==> flow/design.v <==
module std_fp_mult_pipe #(
    parameter WIDTH = 32,
    parameter INT_WIDTH = 16,
    parameter FRAC_WIDTH = 16,
    parameter SIGNED = 0
) (
    input  logic [WIDTH-1:0] left,
    input  logic [WIDTH-1:0] right,
    input  logic             go,
    input  logic             clk,
    input  logic             reset,
    output logic [WIDTH-1:0] out,
    output logic             done
);
  logic [WIDTH-1:0]          rtmp;
  logic [WIDTH-1:0]          ltmp;
  logic [(WIDTH << 1) - 1:0] out_tmp;
  logic done_buf[2:0];
  assign done = done_buf[2];
  assign out = out_tmp[(WIDTH << 1) - INT_WIDTH - 1 : WIDTH - INT_WIDTH];
  logic start;
  assign start = go & done_buf[0] == 0 & done_buf[1] == 0;
  always_ff @(posedge clk) begin
    if (start)
      done_buf[0] <= 1;
    else
      done_buf[0] <= 0;
  end
  always_ff @(posedge clk) begin
    if (go) begin
      done_buf[2] <= done_buf[1];
      done_buf[1] <= done_buf[0];
    end else begin
      done_buf[2] <= 0;
      done_buf[1] <= 0;
    end
  end
  always_ff @(posedge clk) begin
    if (reset) begin
      rtmp <= 0;
      ltmp <= 0;
      out_tmp <= 0;
    end else if (go) begin
      if (SIGNED) begin
        rtmp <= $signed(right);
        ltmp <= $signed(left);
        out_tmp <= $signed(
          { {WIDTH{ltmp[WIDTH-1]}}, ltmp} *
          { {WIDTH{rtmp[WIDTH-1]}}, rtmp}
        );
      end else begin
        rtmp <= right;
        ltmp <= left;
        out_tmp <= ltmp * rtmp;
      end
    end else begin
      rtmp <= 0;
      ltmp <= 0;
      out_tmp <= out_tmp;
    end
  end
endmodule
module std_fp_smult_pipe #(
    parameter WIDTH = 32,
    parameter INT_WIDTH = 16,
    parameter FRAC_WIDTH = 16
) (
    input  [WIDTH-1:0]              left,
    input  [WIDTH-1:0]              right,
    input  logic                    reset,
    input  logic                    go,
    input  logic                    clk,
    output logic [WIDTH-1:0]        out,
    output logic                    done
);
  std_fp_mult_pipe #(
    .WIDTH(WIDTH),
    .INT_WIDTH(INT_WIDTH),
    .FRAC_WIDTH(FRAC_WIDTH),
    .SIGNED(1)
  ) comp (
    .clk(clk),
    .done(done),
    .reset(reset),
    .go(go),
    .left(left),
    .right(right),
    .out(out)
  );
endmodule
# Step by step through the tools: std_fp_smult_pipe
# Each step is given for the RTL above and for the edited RTL.
# Lines under "before" count in the file above, lines under "after" in the edited file.
# "delta" is "after" less "before", of the values as shown; "change_rel_pct" is that difference over "before", in percent.
# Operators: Yosys type, input widths -> output width; for muxes data width and select width s.
# Library cell names are shortened.
# The mark -- stands for no value.
[inputs] top="std_fp_smult_pipe" clock_port="clk" cell_library="sky130hd" pvt_corner="tt_025C_1v80"

# Diff
# The edit as a unified diff against the file above.
# The edit is scripted: it alters the design's behaviour and was not made to optimise anything.
# begin of diff
@@ -20,5 +20,5 @@
   assign out = out_tmp[(WIDTH << 1) - INT_WIDTH - 1 : WIDTH - INT_WIDTH];
   logic start;
-  assign start = go & done_buf[0] == 0 & done_buf[1] == 0;
+  assign start = go & done_buf[0] == 0 | done_buf[1] == 0;
   always_ff @(posedge clk) begin
     if (start)
# end of diff

# Word level
# Source: Yosys, flattened and elaborated. Widths are those after wreduce. Registers that Yosys merges into a memory's read port (data or address) are not register bits. Print and check cells do not count. Equal cells are merged and count once.
[classes] item="n_addsub" before=0 after=0 delta=0
[classes] item="mul" before=1 after=1 delta=0 change_rel_pct=0.00
[classes] item="div" before=0 after=0 delta=0
[classes] item="compare" before=0 after=0 delta=0
[classes] item="n_eq" before=0 after=0 delta=0
[classes] item="shifts" before=0 after=0 delta=0
[classes] item="muxes" before=1 after=1 delta=0 change_rel_pct=0.00
[classes] item="n_logic" before=5 after=5 delta=0 change_rel_pct=0.00
[classes] item="reduce_logical" before=1 after=1 delta=0 change_rel_pct=0.00
[ops] cell="$and 1x1->1" before=2 after=1 delta=-1 change_rel_pct=-50.00
[ops] cell="$or 1x1->1" before=0 after=1 delta=1
# Unchanged operator kinds not shown: 4.
[bits] item="reg_bits" before=115 after=115 delta=0 change_rel_pct=0.00
[bits] item="latch_bits" before=0 after=0 delta=0
[bits] item="ram_bits" before=0 after=0 delta=0
[bits] item="rom_bits" before=0 after=0 delta=0
[bits] item="clocked_rd_ports_x_width" before=0 after=0 delta=0
[bits] item="mem_count" before=0 after=0 delta=0
[bits] item="in_bits" before=67 after=67 delta=0 change_rel_pct=0.00
[bits] item="out_inout_bits" before=33 after=33 delta=0 change_rel_pct=0.00
[bits] item="wordCells" before=14 after=14 delta=0 change_rel_pct=0.00

# Logic depth
# Depth = most cells in a row (Yosys ltp): at word level without a register or memory, in the mapped netlist without a sequential cell, where the memories' decode and read muxes count.
[depth] item="depth_word" before=4 after=4 delta=0 change_rel_pct=0.00
[depth] item="ABC_AREA" before="0" after="0"
[depth] item="depth_mapped" before=30 after=29 delta=-1 change_rel_pct=-3.33
[depth] item="mapped_depth_nobuf" before=27 after=27 delta=0 change_rel_pct=0.00

# Netlist
# Source: synth_stat.txt of the flow (Yosys; design flattened, memories mapped). It holds for the ABC_AREA given above (unset counts as 0); a run with the other value may have another netlist.
[synth_totals] item="mapped_cells" before=3391 after=3351 delta=-40 change_rel_pct=-1.18
[synth_totals] item="yosys_area_um2" before=31769.2 after=31646.6 delta=-122.6 change_rel_pct=-0.39
[synth_totals] item="seqArea_um2" before=1981.9 after=1981.9 delta=0.0 change_rel_pct=0.00
[synth_totals] item="ffs" before=99 after=99 delta=0 change_rel_pct=0.00
[synth_totals] item="buffers" before=193 after=190 delta=-3 change_rel_pct=-1.55
[by_type] cell="and2_1" before=532 after=463 delta=-69 change_rel_pct=-12.97
[by_type] cell="and3_1" before=3 after=68 delta=65 change_rel_pct=2166.67
[by_type] cell="nor2_1" before=38 after=30 delta=-8 change_rel_pct=-21.05
[by_type] cell="xnor2_1" before=47 after=40 delta=-7 change_rel_pct=-14.89
[by_type] cell="o21ai_0" before=23 after=16 delta=-7 change_rel_pct=-30.43
[by_type] cell="a21oi_1" before=37 after=31 delta=-6 change_rel_pct=-16.22
[by_type] cell="a21o_1" before=25 after=19 delta=-6 change_rel_pct=-24.00
[by_type] cell="nor3b_1" before=7 after=1 delta=-6 change_rel_pct=-85.71
[by_type] cell="nand2b_1" before=14 after=9 delta=-5 change_rel_pct=-35.71
[by_type] cell="and4_1" before=1 after=6 delta=5 change_rel_pct=500.00
[by_type] cell="a311o_1" before=1 after=5 delta=4 change_rel_pct=400.00
[by_type] cell="a21boi_0" before=0 after=4 delta=4
[by_type] cell="nor4_1" before=0 after=4 delta=4
[by_type] cell="clkbuf_1" before=191 after=188 delta=-3 change_rel_pct=-1.57
[by_type] cell="nor2b_1" before=14 after=11 delta=-3 change_rel_pct=-21.43
[by_type] cell="nand4_1" before=9 after=6 delta=-3 change_rel_pct=-33.33
[by_type] cell="a211o_1" before=4 after=1 delta=-3 change_rel_pct=-75.00
[by_type] cell="nand3b_1" before=3 after=0 delta=-3 change_rel_pct=-100.00
# Unchanged cell types not shown: 13.
# The list need not be complete.
# The figures by module come from a second, unflattened synthesis with its own total; it is not the netlist above.
[hier_totals] item="cells_unflattened" before=3375 after=3384 delta=9 change_rel_pct=0.27
[hier_totals] item="area_unflattened_um2" before=31739.2 after=31731.7 delta=-7.5 change_rel_pct=-0.02
# Each row is one instance without its submodules.
[by_module_before] module="std_fp_mult_pipe" n_inst=1 cells=3375 area_um2=31739.2 mod_seq_area_um2=1981.9
[by_module_before] module="std_fp_smult_pipe" n_inst=1 cells=0 area_um2=0.0 mod_seq_area_um2=0.0
[by_module_after] module="std_fp_mult_pipe" n_inst=1 cells=3384 area_um2=31731.7 mod_seq_area_um2=1981.9
[by_module_after] module="std_fp_smult_pipe" n_inst=1 cells=0 area_um2=0.0 mod_seq_area_um2=0.0

# Worst setup path after synthesis
# Source: OpenSTA report_checks on the synthesized netlist (no wires, ideal clock, input and output delay 20% of the period each), path of least setup slack; recovery checks are left aside. Register names are those of the netlist, which keeps one name where synthesis merged equal registers.
[synth_path] item="path_type" before="reg2reg" after="reg2reg"
[synth_path] item="startpoint" before="reg comp.ltmp[31]" after="reg comp.ltmp[31]"
[synth_path] item="endpoint" before="reg comp.out_tmp[43]" after="reg comp.out_tmp[46]"
[synth_path] item="clock_period_ns" before=7.5 after=7.5 delta=0.0 change_rel_pct=0.00
[synth_path] item="launch_ns" before=0.000 after=0.000 delta=0.000
[synth_path] item="arrival_time_ns" before=7.168 after=7.036 delta=-0.132 change_rel_pct=-1.84
[synth_path] item="required_ns" before=7.384 after=7.378 delta=-0.006 change_rel_pct=-0.08
[synth_path] item="setup_slack_ns" before=0.216 after=0.342 delta=0.126
[synth_path] item="delay_ns" before=7.284 after=7.158 delta=-0.126 change_rel_pct=-1.73
[synth_path] item="path_stages" before=26 after=24 delta=-2 change_rel_pct=-7.69
[synth_path] item="synth_period_reached_ns" before=7.284 after=7.158 delta=-0.126 change_rel_pct=-1.73
# "delay_ns" = arrival - input delay + setup time.
# "path_stages": output pins that drive a net of the path, with the launching flip-flop's if there is one; two outputs of one cell count as two.
# "synth_period_reached_ns" is the clock period less the worst setup slack; recovery checks do not enter. This is arithmetic on one report: input and output delays are still those of the set period (20% each).
# Between the ends stands the longest chain of elaborated cells between them, by number of cells; it is not shown to be the way that was timed. Of several equally long chains one is given.
# Each line given opens the expression or statement behind the cell; cells for indexed reads and writes are added by Yosys, which also makes memories of some case tables.
# A register here has more assigning lines than the two given.
[synth_between_before] path_cell_list="dfxtp_1 -> clkbuf_1 -> nand2_1 -> inv_1 -> fa_1 -> fa_1 -> fa_1 -> inv_1 -> fa_1 -> inv_1 -> fa_1 -> fa_1 -> fa_1 -> inv_1 -> fa_1 -> inv_1 -> ha_1 -> clkbuf_1 -> a21o_1 -> o21bai_1 -> a21o_1 -> a221oi_1 -> nand2_1 -> and2_1 -> or3_1 -> a31o_2" elab_chain_len=1 cone_cells=1 lines_between=1 cone_classes="mul: 1"
[synth_lines_before] item="start, declared" line_no=16 source="logic [WIDTH-1:0]          ltmp;"
[synth_lines_before] item="start, assigned" line_no=46 source="ltmp <= $signed(left);"
[synth_lines_before] item="start, assigned" line_no=53 source="ltmp <= left;"
[synth_lines_before] item="$mul 32x32->48" line_no=48 source="{ {WIDTH{ltmp[WIDTH-1]}}, ltmp} *"
[synth_lines_before] item="end, assigned" line_no=47 source="out_tmp <= $signed("
[synth_lines_before] item="end, assigned" line_no=54 source="out_tmp <= ltmp * rtmp;"
[synth_lines_before] item="end, declared" line_no=17 source="logic [(WIDTH << 1) - 1:0] out_tmp;"
[synth_between_after] path_cell_list="dfxtp_1 -> clkbuf_1 -> nand2_1 -> inv_1 -> fa_1 -> fa_1 -> fa_1 -> inv_1 -> fa_1 -> inv_1 -> fa_1 -> fa_1 -> fa_1 -> inv_1 -> fa_1 -> inv_1 -> ha_1 -> a21o_1 -> a21o_1 -> a21oi_1 -> o21ai_0 -> a221oi_2 -> mux2_1 -> a311o_1" elab_chain_len=1 cone_cells=1 lines_between=1 cone_classes="mul: 1"
[synth_lines_after] item="start, declared" line_no=16 source="logic [WIDTH-1:0]          ltmp;"
[synth_lines_after] item="start, assigned" line_no=46 source="ltmp <= $signed(left);"
[synth_lines_after] item="start, assigned" line_no=53 source="ltmp <= left;"
[synth_lines_after] item="$mul 32x32->48" line_no=48 source="{ {WIDTH{ltmp[WIDTH-1]}}, ltmp} *"
[synth_lines_after] item="end, assigned" line_no=47 source="out_tmp <= $signed("
[synth_lines_after] item="end, assigned" line_no=54 source="out_tmp <= ltmp * rtmp;"
[synth_lines_after] item="end, declared" line_no=17 source="logic [(WIDTH << 1) - 1:0] out_tmp;"

# Worst path after layout
# Path of least setup slack in the final report of the runs of pair 1 (OpenROAD, finished layout, wires in). Where an end is a register, its clock arrival counts in the times.
[layout_path] item="path_type" before="reg2reg" after="reg2reg"
[layout_path] item="startpoint" before="reg comp.ltmp[8]" after="reg comp.ltmp[5]"
[layout_path] item="endpoint" before="reg comp.out_tmp[43]" after="reg comp.out_tmp[46]"
[layout_path] item="clock_period_ns" before=7.5 after=7.5 delta=0.0 change_rel_pct=0.00
[layout_path] item="launch_ns" before=0.41 after=0.42 delta=0.01 change_rel_pct=2.44
[layout_path] item="arrival_time_ns" before=7.58 after=7.64 delta=0.06 change_rel_pct=0.79
[layout_path] item="required_ns" before=7.81 after=7.80 delta=-0.01 change_rel_pct=-0.13
[layout_path] item="setup_slack_ns" before=0.24 after=0.16 delta=-0.08
[layout_path] item="path_stages" before=25 after=22 delta=-3 change_rel_pct=-12.00
# Between the ends stands the longest chain of elaborated cells between them, by number of cells; it is not shown to be the way that was timed. Of several equally long chains one is given.
# A register here has more assigning lines than the two given.
[layout_between_before] path_cell_list="dfxtp_1 -> buf_12 -> buf_4 -> and2_1 -> fa_1 -> fa_1 -> fa_1 -> inv_1 -> fa_1 -> inv_1 -> fa_1 -> fa_1 -> fa_1 -> fa_1 -> ha_1 -> a21oi_1 -> o21ai_0 -> nor2_1 -> a31oi_1 -> buf_4 -> o21ai_0 -> nand2_1 -> and2_1 -> or3_1 -> a31o_2" elab_chain_len=1 cone_cells=1 lines_between=1 cone_classes="mul: 1"
[layout_lines_before] item="start, declared" line_no=16 source="logic [WIDTH-1:0]          ltmp;"
[layout_lines_before] item="start, assigned" line_no=46 source="ltmp <= $signed(left);"
[layout_lines_before] item="start, assigned" line_no=53 source="ltmp <= left;"
[layout_lines_before] item="$mul 32x32->48" line_no=48 source="{ {WIDTH{ltmp[WIDTH-1]}}, ltmp} *"
[layout_lines_before] item="end, assigned" line_no=47 source="out_tmp <= $signed("
[layout_lines_before] item="end, assigned" line_no=54 source="out_tmp <= ltmp * rtmp;"
[layout_lines_before] item="end, declared" line_no=17 source="logic [(WIDTH << 1) - 1:0] out_tmp;"
[layout_between_after] path_cell_list="dfxtp_4 -> buf_8 -> buf_4 -> and2_1 -> fa_1 -> inv_1 -> fa_1 -> inv_1 -> fa_2 -> fa_2 -> fa_2 -> fa_2 -> fa_1 -> fa_1 -> ha_4 -> a21oi_4 -> o21ai_2 -> o41ai_4 -> o21ai_4 -> a221oi_2 -> mux2_1 -> a311o_1" elab_chain_len=1 cone_cells=1 lines_between=1 cone_classes="mul: 1"
[layout_lines_after] item="start, declared" line_no=16 source="logic [WIDTH-1:0]          ltmp;"
[layout_lines_after] item="start, assigned" line_no=46 source="ltmp <= $signed(left);"
[layout_lines_after] item="start, assigned" line_no=53 source="ltmp <= left;"
[layout_lines_after] item="$mul 32x32->48" line_no=48 source="{ {WIDTH{ltmp[WIDTH-1]}}, ltmp} *"
[layout_lines_after] item="end, assigned" line_no=47 source="out_tmp <= $signed("
[layout_lines_after] item="end, assigned" line_no=54 source="out_tmp <= ltmp * rtmp;"
[layout_lines_after] item="end, declared" line_no=17 source="logic [(WIDTH << 1) - 1:0] out_tmp;"

# Layout results
# Both versions went through the flow (Yosys, OpenROAD) with the same settings in each pair. Constraints: input delay and output delay 20% of the set period each, output load 0.01 pF.
[settings_pair_1] period_ns=7.5 CAP_MARGIN=20 CORE_MARGIN=2 CORE_UTILIZATION=40 SLEW_MARGIN=20
[measured_pair_1] item="ys_area_um2" before=31769.2 after=31646.6 delta=-122.6 change_rel_pct=-0.39
[measured_pair_1] item="final_die_area_um2" before=81693.1 after=81381.8 delta=-311.3 change_rel_pct=-0.38
[measured_pair_1] item="final_stdcell_area_um2" before=35357.7 after=36028.3 delta=670.6 change_rel_pct=1.90
[measured_pair_1] item="timing.setup.ws_ns" before=0.236 after=0.161 delta=-0.075
[measured_pair_1] item="setup_tns_ns" before=0.000 after=0.000 delta=0.000
[measured_pair_1] item="holdWs_ns" before=0.412 after=0.407 delta=-0.005
[measured_pair_1] item="design_power_w" before=0.002771 after=0.002863 delta=0.000092 change_rel_pct=3.32
[measured_pair_1] item="achieved_clock_period_ns" before=7.264 after=7.339 delta=0.075 change_rel_pct=1.03
[settings_pair_2] CAP_MARGIN=15 CORE_ASPECT_RATIO=1.72 CORE_UTILIZATION=48 CTS_CLUSTER_DIAMETER=277 GPL_TIMING_DRIVEN=0 PLACE_DENSITY_LB_ADDON=0.14 SETUP_SLACK_MARGIN=2.19 SLEW_MARGIN=30 period_ns=7.82 CORE_MARGIN=2
[measured_pair_2] item="ys_area_um2" before=31769.2 after=31646.6 delta=-122.6 change_rel_pct=-0.39
[measured_pair_2] item="final_die_area_um2" before=68336.3 after=68076.7 delta=-259.6 change_rel_pct=-0.38
[measured_pair_2] item="final_stdcell_area_um2" before=37663.6 after=38236.7 delta=573.1 change_rel_pct=1.52
[measured_pair_2] item="timing.setup.ws_ns" before=0.291 after=0.333 delta=0.042
[measured_pair_2] item="setup_tns_ns" before=0.000 after=0.000 delta=0.000
[measured_pair_2] item="holdWs_ns" before=0.413 after=0.396 delta=-0.017
[measured_pair_2] item="design_power_w" before=0.003026 after=0.003093 delta=0.000067 change_rel_pct=2.21
[measured_pair_2] item="achieved_clock_period_ns" before=7.529 after=7.487 delta=-0.042 change_rel_pct=-0.56
# By "achieved_clock_period_ns" is meant the clock period of the run minus its worst setup slack. This is arithmetic on one report: input and output delays are still those of the set period (20% each).
# "design_power_w" is the tool's figure for a default switching activity; nothing was simulated.
